==> flow/design.v <==
`timescale 1ns / 1ps
module alu(
    input [2:0] funct3_in,    
    input [6:0] opcode_in, funct7_in,
    input [31:0] rs1_value_in, mux_result_in,    
    output reg [31:0] alu_result_out, raw_output
);
    localparam  reg_reg     = 7'b0110011,
                immediate   = 7'b0010011;
    always @(*) begin
        alu_result_out = 32'b0;
        case (opcode_in)
            immediate: begin
                case (funct3_in)
                    3'b000: alu_result_out = rs1_value_in + mux_result_in;
                    3'b001: alu_result_out = rs1_value_in << mux_result_in[4:0];
                    3'b010: alu_result_out = ($signed(rs1_value_in) < $signed(mux_result_in)) ? 1 : 0;
                    3'b011: alu_result_out = (rs1_value_in < mux_result_in) ? 1 : 0;
                    3'b100: alu_result_out = rs1_value_in ^ mux_result_in;
                    3'b101: begin
                        if (mux_result_in[11:5] == 0) alu_result_out = rs1_value_in >> mux_result_in[4:0];
                        else alu_result_out = $signed(rs1_value_in) >>> mux_result_in[4:0];
                    end
                    3'b110: alu_result_out = rs1_value_in | mux_result_in;
                    3'b111: alu_result_out = rs1_value_in & mux_result_in;          
                endcase
            end
            reg_reg: begin
                case (funct3_in)
                    3'b000: begin
                        if (funct7_in == 0) alu_result_out = rs1_value_in + mux_result_in;
                        else alu_result_out = rs1_value_in - mux_result_in;
                    end
                    3'b001: alu_result_out = rs1_value_in << mux_result_in[4:0];
                    3'b010: alu_result_out = ($signed(rs1_value_in) < $signed(mux_result_in)) ? 1 : 0;
                    3'b011: alu_result_out = (rs1_value_in < mux_result_in) ? 1 : 0;
                    3'b100: alu_result_out = rs1_value_in ^ mux_result_in;
                    3'b101: begin
                        if (funct7_in == 0) alu_result_out = rs1_value_in >> mux_result_in[4:0];
                        else alu_result_out = $signed(rs1_value_in) >>> mux_result_in[4:0];
                    end
                    3'b110: alu_result_out = rs1_value_in | mux_result_in;
                    3'b111: alu_result_out = rs1_value_in & mux_result_in;
                endcase             
            end
            default: begin
                alu_result_out = 32'b0;
            end
        endcase
        raw_output = alu_result_out;
    end        
endmodule
`timescale 1ns / 1ps
module decoder(
    input [31:0] instruction,
    output reg imm_sel_out, write_enable_out,
    output reg [2:0] funct3_out,
    output reg [4:0] rd_sel_out, rs1_sel_out, rs2_sel_out,
    output reg [6:0] funct7_out, opcode_out,
    output reg [11:0] imm_value_out
);
    localparam  reg_reg         = 7'b0110011,
                immediate       = 7'b0010011,
                upper_immediate = 7'b0110111,
                store           = 7'b0100011,
                branch          = 7'b1100011,
                jump            = 7'b1101111;
   always @(*) begin
        opcode_out = instruction[6:0];
        funct7_out = instruction[31:25];
        rs2_sel_out = instruction[24:20];
        rs1_sel_out = instruction[19:15];
        funct3_out = instruction[14:12];
        rd_sel_out = instruction[11:7];
        imm_value_out = instruction[31:20];
        imm_sel_out = 0;
        write_enable_out = 0;
        case (opcode_out)
            immediate: begin
                imm_sel_out = 1;
                write_enable_out = 1;             
            end
            reg_reg: begin
                imm_sel_out = 0;
                write_enable_out = 1;
            end
            default: begin
                imm_sel_out = 0;
                write_enable_out = 0;
            end
        endcase
   end
endmodule
`timescale 1ns / 1ps
module mux_alu(
    input imm_sel_in,
    input [11:0] imm_value_in,
    input [31:0] rs2_value_in,
    output [31:0] mux_result_out,
    output [11:0] trace_imm    
);
    assign mux_result_out = (imm_sel_in) ? {{20{imm_value_in[11]}}, imm_value_in} : rs2_value_in;
    assign trace_imm = imm_value_in;
endmodule
`timescale 1ns / 1ps
module raw_handler(
    input clk,
    input write_enable_in, write_enable_in_2,
    input [4:0] rs1_sel_in, rs2_sel_in, rd_write_back_in, rd_write_back_in_2,
    input [31:0] rs1_value_in, rs2_value_in, rd_value_in, rd_wb_value_2,
    output reg [4:0] get_rs1, get_rs2,
    output reg [31:0] rs1_value_out, rs2_value_out    
);
    always @(*) begin
        get_rs1 = rs1_sel_in;
        get_rs2 = rs2_sel_in;
        if (write_enable_in && rd_write_back_in != 5'b00000 && rs1_sel_in == rd_write_back_in) begin
            rs1_value_out = rd_value_in;
        end
        else if (write_enable_in_2 && rd_write_back_in_2 != 5'b00000 && rs1_sel_in == rd_write_back_in_2) begin
            rs1_value_out = rd_wb_value_2;
        end
        else begin
            rs1_value_out = rs1_value_in;
        end
        if (write_enable_in && rd_write_back_in != 5'b00000 && rs2_sel_in == rd_write_back_in) begin
            rs2_value_out = rd_value_in;
        end
        else if (write_enable_in_2 && rd_write_back_in_2 != 5'b00000 && rs2_sel_in == rd_write_back_in_2) begin
            rs2_value_out = rd_wb_value_2;
        end        
        else begin
            rs2_value_out = rs2_value_in;
        end
    end
endmodule
`timescale 1ns / 1ps
module register_file(
    input clk, write_enable_in,
    input [4:0] rd_sel_in, rs1_sel_in, rs2_sel_in,
    input [31:0] write_data_in,
    output reg [31:0] rs1_value_out, rs2_value_out,
    output reg [4:0] trace_rd, trace_rs1, trace_rs2,
    output reg [31:0] trace_write_in
);
    reg [31:0] registers [0:31];
    always @(*) begin
        rs1_value_out = (rs1_sel_in == 5'b00000) ? 32'b0 : registers[rs1_sel_in];
        rs2_value_out = (rs2_sel_in == 5'b00000) ? 32'b0 : registers[rs2_sel_in];
    end
    always @(posedge clk) begin
        if (write_enable_in && rd_sel_in != 5'b00000) begin
            registers[rd_sel_in] <= write_data_in;
        end   
        trace_rd <= rd_sel_in;
        trace_rs1 <= rs1_sel_in;
        trace_rs2 <= rs2_sel_in;
        trace_write_in <= write_data_in;   
    end
endmodule
`timescale 1ns / 1ps
module pipeline_reg_alu(
    input clk,
    input write_enable_in,
    input [4:0] rd_sel_in,
    input [31:0] alu_result_in,
    output reg write_enable_out,
    output reg [4:0] rd_sel_out, rd_write_back_2,
    output reg [31:0] alu_result_out, rd_wb_value_2
);
    always @(posedge clk) begin
        rd_sel_out <= rd_sel_in;
        alu_result_out <= alu_result_in;
        write_enable_out <= write_enable_in;
        rd_write_back_2 <= rd_sel_in;
        rd_wb_value_2 <= alu_result_in;                        
    end
endmodule
`timescale 1ns / 1ps
module pipeline_reg_decoder(
    input clk,
    input write_enable_in,
    input [31:0] mux_result_in, rs1_value_in,
    input [6:0] opcode_in, funct7_in,
    input [4:0] rd_sel_in,
    input [2:0] funct3_in,
    output reg write_enable_out,
    output reg [31:0] mux_result_out, rs1_value_out,
    output reg [6:0] opcode_out, funct7_out,
    output reg [4:0] rd_sel_out, raw_rd,
    output reg [2:0] funct3_out
);
    always @(posedge clk) begin
        write_enable_out <= write_enable_in;
        mux_result_out <= mux_result_in;
        rs1_value_out <= rs1_value_in;
        opcode_out <= opcode_in;
        funct7_out <= funct7_in;
        rd_sel_out <= rd_sel_in;
        funct3_out <= funct3_in;
        raw_rd <= rd_sel_in;  
    end
endmodule
`timescale 1ns / 1ps
module pipeline_reg_instruction(
    input clk,
    input [31:0] instruction_in,
    output reg [31:0] instruction_out,
    output reg [31:0] trace_instruction
);
    always @(posedge clk) begin
        instruction_out <= instruction_in;
        trace_instruction <= instruction_in;
    end
endmodule
`timescale 1ns / 1ps
module program_counter(
    input clk, rst_n,
    output reg [31:0] program_count
);
    always @(posedge clk) begin
        if (!rst_n) begin
            program_count <= 0;
        end
        else begin
            program_count <= program_count + 4;
        end
    end
endmodule
`timescale 1ns / 1ps
module cpu(
    input rst_n, clk,
    input [31:0] imem_insn,
    output [31:0] imem_addr,
    output [31:0] trace_instruction, trace_rd_value,
    output [11:0] trace_imm,
    output [4:0] trace_rd, trace_rs1, trace_rs2
);
    wire        imm_sel,
                write_enable,
                write_enable_reg,
                write_enable_alu;
    wire [31:0] instruction_reg,
                mux_result,
                mux_result_reg,
                rs1_value,
                rs1_value_reg,
                rs2_value,
                rs2_value_reg,
                alu_result,
                alu_result_reg,
                rd_wb_value,
                rd_wb_value_2,
                raw_rs1_value,
                raw_rs2_value;
    wire [11:0] imm_value;
    wire [6:0]  funct7,
                funct7_reg,
                opcode,
                opcode_reg;
    wire [4:0]  rd_sel,
                rd_sel_reg,
                rd_sel_wb,
                rd_write_back,
                rd_write_back_2,
                rs1_sel,
                rs1_sel_reg,
                rs2_sel,
                rs2_sel_reg,
                get_rs1,
                get_rs2;                
    wire [2:0]  funct3,
                funct3_reg;    
    pipeline_reg_instruction pri(
        .clk(clk),
        .instruction_in(imem_insn),
        .instruction_out(instruction_reg),
        .trace_instruction(trace_instruction)
    );
    pipeline_reg_decoder prd(
        .clk(clk),
        .write_enable_in(write_enable),
        .mux_result_in(mux_result),
        .rs1_value_in(raw_rs1_value),
        .opcode_in(opcode),
        .funct7_in(funct7),
        .rd_sel_in(rd_sel),
        .funct3_in(funct3),
        .write_enable_out(write_enable_reg),
        .mux_result_out(mux_result_reg),
        .rs1_value_out(rs1_value_reg),
        .opcode_out(opcode_reg),
        .funct7_out(funct7_reg),
        .rd_sel_out(rd_sel_reg),
        .funct3_out(funct3_reg),
        .raw_rd(rd_write_back)
    );
    pipeline_reg_alu pra(
        .clk(clk),
        .write_enable_in(write_enable_reg),
        .rd_sel_in(rd_sel_reg),
        .alu_result_in(alu_result),
        .write_enable_out(write_enable_alu),
        .rd_sel_out(rd_sel_wb),
        .alu_result_out(alu_result_reg),
        .rd_write_back_2(rd_write_back_2),
        .rd_wb_value_2(rd_wb_value_2)
    );
    program_counter pc(
        .clk(clk),
        .rst_n(rst_n),
        .program_count(imem_addr)
    );
    decoder dcr(
        .instruction(instruction_reg),
        .funct3_out(funct3),
        .funct7_out(funct7),
        .rd_sel_out(rd_sel),
        .rs1_sel_out(rs1_sel),
        .rs2_sel_out(rs2_sel),
        .imm_value_out(imm_value),
        .opcode_out(opcode),
        .imm_sel_out(imm_sel),
        .write_enable_out(write_enable)
    );
    mux_alu mux(
        .imm_sel_in(imm_sel),
        .imm_value_in(imm_value),
        .rs2_value_in(raw_rs2_value),
        .mux_result_out(mux_result),
        .trace_imm(trace_imm)
    );
    alu alu(
        .opcode_in(opcode_reg),
        .funct3_in(funct3_reg),
        .funct7_in(funct7_reg),
        .rs1_value_in(rs1_value_reg),
        .mux_result_in(mux_result_reg),
        .alu_result_out(alu_result),
        .raw_output(rd_wb_value)
    );
    raw_handler rwh(
        .clk(clk),
        .write_enable_in(write_enable_reg),
        .write_enable_in_2(write_enable_alu),
        .rs1_sel_in(rs1_sel),
        .rs2_sel_in(rs2_sel),
        .rd_write_back_in(rd_write_back),
        .rd_write_back_in_2(rd_write_back_2),
        .rs1_value_in(rs1_value),
        .rs2_value_in(rs2_value),
        .rd_value_in(rd_wb_value),
        .rd_wb_value_2(rd_wb_value_2),
        .get_rs1(get_rs1),
        .get_rs2(get_rs2),
        .rs1_value_out(raw_rs1_value),
        .rs2_value_out(raw_rs2_value)
    );
    register_file rgf(
        .clk(clk),
        .write_enable_in(write_enable_alu),
        .rd_sel_in(rd_sel_wb),
        .rs1_sel_in(get_rs1),
        .rs2_sel_in(get_rs2),
        .write_data_in(alu_result_reg),
        .rs1_value_out(rs1_value),
        .rs2_value_out(rs2_value),
        .trace_rd(trace_rd),
        .trace_rs1(trace_rs1),
        .trace_rs2(trace_rs2),
        .trace_write_in(trace_rd_value) 
    );
endmodule
==> Step by step through the tools: cpu <==
Each step is given for the RTL above and for the edited RTL.
Lines under "orig" count in the file above, lines under "edited" in the edited file.
"change": "edited" minus "orig" as printed here. "rel_change_pct": 100 x difference / "orig".
Operators carry their Yosys type and port widths (W data, S select, Z words).
Cell names lack the library's common part.
{ "setup": {"top": "cpu", "clock": "clk", "lib": "sky130hd", "lib_corner": "tt_025C_1v80"} }

==> Diff <==
Unified diff, file above to edited file.
The edit is scripted: it alters the design's behaviour and was not made to optimise anything.
begin of diff
@@ -142,5 +142,5 @@
     output reg [31:0] rs1_value_out, rs2_value_out,
     output reg [4:0] trace_rd, trace_rs1, trace_rs2,
-    output reg [31:0] trace_write_in
+    output reg [23:0] trace_write_in
 );
     reg [31:0] registers [0:31];
end of diff

==> Word level <==
Yosys after proc, flatten, opt, wreduce and memory -nomap, before mapping. Enables and synchronous resets that opt folds into registers are not counted as muxes. Print and check cells are not counted.
Yosys's memory passes give these memory sizes; they may raise the number of words (mostly to a power of two), join words into wider ones and drop unused or constant bits.
{ "bits": {"columns": ["element", "orig", "edited", "change", "rel_change_pct"], "rows": [
  ["clocked_rd_ports_x_width", 64, 64, 0, 0.00],
  ["out_inout_bits", 123, 123, 0, 0.00],
  ["ramBits", 1024, 1024, 0, 0.00],
  ["elab_cells", 77, 77, 0, 0.00],
  ["memories", 1, 1, 0, 0.00],
  ["register_bits", 236, 228, -8, -3.39],
  ["input_bits", 34, 34, 0, 0.00]
]} }
{ "op_classes": {"columns": ["element", "orig", "edited", "change", "rel_change_pct"], "rows": [
  ["n_eq", 15, 15, 0, 0.00],
  ["addsub", 3, 3, 0, 0.00],
  ["shift", 3, 3, 0, 0.00],
  ["n_logic", 3, 3, 0, 0.00],
  ["muxes", 20, 20, 0, 0.00],
  ["cmp", 2, 2, 0, 0.00],
  ["n_reduce_logical", 14, 14, 0, 0.00]
]} }
{ "memory_table": {"columns": ["element", "orig", "edited"], "rows": [
  ["mem_shapes", "rgf.registers 32x32 r2 w1", "rgf.registers 32x32 r2 w1"]
]} }
Unchanged operator kinds not shown: 27.

==> Longest topological paths <==
Longest topological path by Yosys (ltp), each cell counted once; first at word level (registers and memories cut), then after technology mapping (sequential cells cut; the memories' decode and read muxes count).
{ "depth": {"columns": ["element", "orig", "edited", "change", "rel_change_pct"], "rows": [
  ["ltp_word", 6, 6, 0, 0.00],
  ["abc_area", "0", "0", null, null],
  ["depth_mapped", 15, 16, 1, 6.67],
  ["ltp_nobuf", 14, 14, 0, 0.00]
]} }

==> Synthesis result <==
Yosys stat after the flow's synthesis: flattened, memories mapped to cells. It holds for the ABC_AREA given above (unset counts as 0); a run with the other value may have another netlist.
{ "by_type": {"columns": ["cell_type", "orig", "edited", "change", "rel_change_pct"], "rows": [
  ["mux2i_1", 431, 356, -75, -17.40],
  ["o21ai_0", 236, 305, 69, 29.24],
  ["mux4_2", 376, 430, 54, 14.36],
  ["a221oi_1", 171, 126, -45, -26.32],
  ["nor2_1", 327, 304, -23, -7.03],
  ["nand2_1", 233, 256, 23, 9.87],
  ["nand3_1", 76, 53, -23, -30.26],
  ["mux2_2", 68, 90, 22, 32.35],
  ["buf_4", 41, 62, 21, 51.22],
  ["a22oi_1", 99, 80, -19, -19.19],
  ["buf_1", 52, 33, -19, -36.54],
  ["nor3_1", 32, 46, 14, 43.75],
  ["a211oi_1", 37, 25, -12, -32.43],
  ["xor2_1", 9, 18, 9, 100.00],
  ["dfxtp_1", 234, 226, -8, -3.42],
  ["a311oi_1", 8, 0, -8, -100.00],
  ["a211o_1", 3, 11, 8, 266.67],
  ["o31ai_1", 25, 18, -7, -28.00]
]} }
Unchanged cell types not shown: 12.
Not every row of either side is listed.
{ "synth_totals": {"columns": ["element", "orig", "edited", "change", "rel_change_pct"], "rows": [
  ["flip_flops", 1258, 1250, -8, -0.64],
  ["n_buf", 373, 384, 11, 2.95],
  ["synth_area_um2", 64106.5, 64269.1, 162.6, 0.25],
  ["mapped_cells", 4725, 4682, -43, -0.91],
  ["seq_area_um2", 35434.0, 35273.8, -160.2, -0.45]
]} }
By module: a second synthesis without flattening, with its own total; a netlist apart from the flattened one above.
{ "unflattened": {"columns": ["element", "orig", "edited", "change", "rel_change_pct"], "rows": [
  ["hier_cells", 4901, 4902, 1, 0.02],
  ["area_unflattened_um2", 66657.7, 66561.3, -96.4, -0.14]
]} }
Rows give one instance, submodules left out.
{ "modules_orig": {"columns": ["mod", "seq_area_um2", "n_inst", "mod_area_um2", "cells"], "rows": [
  ["register_file", 31690.4, 1, 48845.6, 2611],
  ["alu", 0.0, 1, 9301.4, 1429],
  ["raw_handler", 0.0, 1, 2319.7, 365],
  ["pipeline_reg_decoder", 1741.7, 1, 1779.2, 92],
  ["program_counter", 600.6, 1, 1473.9, 168],
  ["pipeline_reg_alu", 760.7, 1, 1038.5, 75],
  ["pipeline_reg_instruction", 640.6, 1, 880.8, 64],
  ["mux_alu", 0.0, 1, 641.9, 50],
  ["decoder", 0.0, 1, 376.6, 47],
  ["cpu", 0.0, 1, 0.0, 0]
]} }
{ "modules_edited": {"columns": ["mod", "seq_area_um2", "n_inst", "mod_area_um2", "cells"], "rows": [
  ["register_file", 31530.2, 1, 48685.4, 2603],
  ["alu", 0.0, 1, 9301.4, 1429],
  ["raw_handler", 0.0, 1, 2319.7, 365],
  ["pipeline_reg_decoder", 1741.7, 1, 1779.2, 92],
  ["program_counter", 600.6, 1, 1473.9, 168],
  ["pipeline_reg_alu", 760.7, 1, 1038.5, 75],
  ["pipeline_reg_instruction", 640.6, 1, 880.8, 64],
  ["mux_alu", 0.0, 1, 641.9, 50],
  ["decoder", 0.0, 1, 376.6, 47],
  ["cpu", 0.0, 1, 63.8, 9]
]} }

==> Timing after synthesis <==
OpenSTA on the mapped netlist: ideal clock, no wires. The path of least setup slack (recovery checks aside). Input and output delay are each 20% of the period. Register names are those of the netlist, which keeps one name where synthesis merged equal registers.
{ "synth_path": {"columns": ["element", "orig", "edited", "change", "rel_change_pct"], "rows": [
  ["kind", "reg2reg", "reg2reg", null, null],
  ["start", "register prd.mux_result_out[2]", "register prd.mux_result_out[2]", null, null],
  ["end", "register prd.mux_result_out[30]", "register prd.mux_result_out[28]", null, null],
  ["slack_ns", 1.102, 0.946, -0.156, null],
  ["launch_ns", 0.000, 0.000, 0.000, null],
  ["tclk_ns", 5.0, 5.0, 0.0, 0.00],
  ["arrival_ns", 3.819, 3.932, 0.113, 2.96],
  ["delay_ns", 3.898, 4.054, 0.156, 4.00],
  ["driving_pins", 16, 16, 0, 0.00],
  ["path_buffers", 3, 4, 1, 33.33],
  ["period_less_setup_slack_ns", 3.898, 4.054, 0.156, 4.00]
]} }
"delay_ns" is the arrival time less input delay plus setup time.
"driving_pins": output pins that drive a net of the path, with the launching flip-flop's if there is one; two outputs of one cell count as two.
"period_less_setup_slack_ns" = period - worst setup slack (recovery checks aside). The figure is calculated, with input and output delays left at 20% of the set period.
Between the ends stands the longest chain of elaborated cells between them, by number of cells; it is not shown to be the way that was timed. Of several equally long chains one is given.
Each line given opens the expression or statement behind the cell; cells for indexed reads and writes are added by Yosys, which also makes memories of some case tables.
{ "synth_between_orig": {"cell_sequence": "dfxtp_1 inv_1 buf_1 clkbuf_1 buf_1 ha_1 a211oi_1 o211ai_1 a41oi_2 o311a_1 o21bai_1 a311oi_1 xnor2_1 a221oi_1 or3_1 o211ai_1", "elab_chain_len": 6, "cells_between": 13, "cone_classes": "2 x add/sub; 3 x shift; 8 x mux"} }
{ "synth_rtl_orig": {"columns": ["element", "line", "source"], "rows": [
  ["from (decl)", 188, "output reg [31:0] mux_result_out, rs1_value_out,"],
  ["from (assign)", 195, "mux_result_out <= mux_result_in;"],
  ["$sub A32 B32 Y32", 32, "else alu_result_out = rs1_value_in - mux_result_in;"],
  ["$mux W32", 31, "if (funct7_in == 0) alu_result_out = rs1_value_in + mux_result_in;"],
  ["$pmux W32 S8", 29, "case (funct3_in)"],
  ["$pmux W32 S2", 12, "case (opcode_in)"],
  ["$mux W32", 126, "if (write_enable_in && rd_write_back_in != 5'b00000 && rs2_sel_in == rd_write_back_in) begin"],
  ["$mux W32", 102, "assign mux_result_out = (imm_sel_in) ? {{20{imm_value_in[11]}}, imm_value_in} : rs2_value_in;"],
  ["to (assign)", 195, null],
  ["to (decl)", 188, null]
]} }
{ "synth_between_edited": {"cell_sequence": "dfxtp_1 buf_2 inv_1 buf_2 buf_2 buf_1 ha_1 a21o_1 a311o_1 a21oi_1 o31ai_1 a221o_1 a31o_1 a311o_1 o211a_1 a221o_1", "elab_chain_len": 6, "cells_between": 13, "cone_classes": "2 x add/sub; 3 x shift; 8 x mux"} }
{ "synth_rtl_edited": {"columns": ["element", "line", "source"], "rows": [
  ["from (decl)", 188, "output reg [31:0] mux_result_out, rs1_value_out,"],
  ["from (assign)", 195, "mux_result_out <= mux_result_in;"],
  ["$sub A32 B32 Y32", 32, "else alu_result_out = rs1_value_in - mux_result_in;"],
  ["$mux W32", 31, "if (funct7_in == 0) alu_result_out = rs1_value_in + mux_result_in;"],
  ["$pmux W32 S8", 29, "case (funct3_in)"],
  ["$pmux W32 S2", 12, "case (opcode_in)"],
  ["$mux W32", 126, "if (write_enable_in && rd_write_back_in != 5'b00000 && rs2_sel_in == rd_write_back_in) begin"],
  ["$mux W32", 102, "assign mux_result_out = (imm_sel_in) ? {{20{imm_value_in[11]}}, imm_value_in} : rs2_value_in;"],
  ["to (assign)", 195, null],
  ["to (decl)", 188, null]
]} }
Some nets on the timed path still bear RTL names; the line given drives or declares the net.
{ "synth_named_nets_edited": {"columns": ["signal", "line"], "rows": [
  ["alu.alu_result_out[28]", 12]
]} }

==> Timing after layout <==
Path of least setup slack in the final report of each run of set A (OpenROAD, finished layout, wires in). Where an end is a register, its clock arrival counts in the times.
{ "layout_path": {"columns": ["element", "orig", "edited", "change", "rel_change_pct"], "rows": [
  ["kind", "reg2reg", "reg2reg", null, null],
  ["start", "register prd.mux_result_out[4]", "register prd.rs1_value_out[2]", null, null],
  ["end", "register prd.mux_result_out[28]", "register prd.mux_result_out[20]", null, null],
  ["driving_pins", 14, 13, -1, -7.14],
  ["path_buffers", 1, 0, -1, -100.00],
  ["arrival_ns", 5.31, 5.00, -0.31, -5.84],
  ["tclk_ns", 5.0, 5.0, 0.0, 0.00],
  ["launch_ns", 0.77, 0.78, 0.01, 1.30],
  ["slack_ns", 0.37, 0.63, 0.26, null]
]} }
Between the ends stands the longest chain of elaborated cells between them, by number of cells; it is not shown to be the way that was timed. Of several equally long chains one is given.
{ "layout_between_orig": {"cell_sequence": "dfxtp_1 clkinv_1 ha_1 nor2_1 o21ai_0 a21oi_1 o21ai_1 a2111oi_0 buf_4 or3_1 a21oi_1 o31ai_1 nand2_1 a21o_1", "elab_chain_len": 6, "cells_between": 13, "cone_classes": "2 x add/sub; 3 x shift; 8 x mux"} }
{ "layout_rtl_orig": {"columns": ["element", "line", "source"], "rows": [
  ["from (decl)", 188, "output reg [31:0] mux_result_out, rs1_value_out,"],
  ["from (assign)", 195, "mux_result_out <= mux_result_in;"],
  ["$sub A32 B32 Y32", 32, "else alu_result_out = rs1_value_in - mux_result_in;"],
  ["$mux W32", 31, "if (funct7_in == 0) alu_result_out = rs1_value_in + mux_result_in;"],
  ["$pmux W32 S8", 29, "case (funct3_in)"],
  ["$pmux W32 S2", 12, "case (opcode_in)"],
  ["$mux W32", 126, "if (write_enable_in && rd_write_back_in != 5'b00000 && rs2_sel_in == rd_write_back_in) begin"],
  ["$mux W32", 102, "assign mux_result_out = (imm_sel_in) ? {{20{imm_value_in[11]}}, imm_value_in} : rs2_value_in;"],
  ["to (assign)", 195, null],
  ["to (decl)", 188, null]
]} }
{ "layout_between_edited": {"cell_sequence": "dfxtp_1 inv_1 ha_1 nand2b_1 a221oi_1 nand2_1 a211oi_1 nor3_1 o311a_1 a21oi_1 xnor2_1 a211oi_1 o221ai_1"} }
{ "layout_rtl_edited": {"columns": ["element", "line", "source"], "rows": [
  ["from (decl)", 188, "output reg [31:0] mux_result_out, rs1_value_out,"],
  ["from (assign)", 196, "rs1_value_out <= rs1_value_in;"],
  ["to (assign)", 195, "mux_result_out <= mux_result_in;"],
  ["to (decl)", 188, null]
]} }
edited: No chain of elaborated cells between the ends is given.

==> Measured runs <==
Both versions went through the flow (Yosys, OpenROAD) with the same settings in each pair. Constraints: input delay and output delay 20% of the set period each, output load 0.01 pF.
{ "flow_settings_set_A": {"CORE_UTILIZATION": 50, "period_ns": 5.0, "CAP_MARGIN": 20, "CORE_MARGIN": 2, "SLEW_MARGIN": 20} }
{ "results_set_A": {"columns": ["element", "orig", "edited", "change", "rel_change_pct"], "rows": [
  ["worstSetupSlack_ns", 0.370, 0.632, 0.262, null],
  ["die_um2", 131095.0, 131421.0, 326.0, 0.25],
  ["layout_utilization_frac", 0.575, 0.575, 0.000, null],
  ["timing.achieved_period_ns", 4.630, 4.368, -0.262, -5.66],
  ["finalCellArea_um2", 73214.0, 73351.6, 137.6, 0.19],
  ["yosys.chip_area_um2", 64106.5, 64269.1, 162.6, 0.25],
  ["fin_tns_ns", 0.000, 0.000, 0.000, null],
  ["holdWs_ns", 0.350, 0.343, -0.007, null]
]} }
{ "flow_settings_set_B": {"CORE_UTILIZATION": 63, "CTS_CLUSTER_SIZE": 60, "GPL_TIMING_DRIVEN": 1, "PLACE_DENSITY_LB_ADDON": 0.16, "SETUP_SLACK_MARGIN": 1.38, "TNS_END_PERCENT": 25, "period_ns": 7.13, "CAP_MARGIN": 20, "CORE_MARGIN": 2, "SLEW_MARGIN": 20} }
{ "results_set_B": {"columns": ["element", "orig", "edited", "change", "rel_change_pct"], "rows": [
  ["worstSetupSlack_ns", 2.575, 2.327, -0.248, null],
  ["die_um2", 104323.0, 104584.0, 261.0, 0.25],
  ["layout_utilization_frac", 0.707, 0.707, 0.000, null],
  ["timing.achieved_period_ns", 4.555, 4.803, 0.248, 5.44],
  ["finalCellArea_um2", 71608.7, 71676.2, 67.5, 0.09],
  ["yosys.chip_area_um2", 64106.5, 64269.1, 162.6, 0.25],
  ["fin_tns_ns", 0.000, 0.000, 0.000, null],
  ["holdWs_ns", 0.353, 0.352, -0.001, null]
]} }
"timing.achieved_period_ns" means the clock period less the worst setup slack. The figure is calculated, with input and output delays left at 20% of the set period.
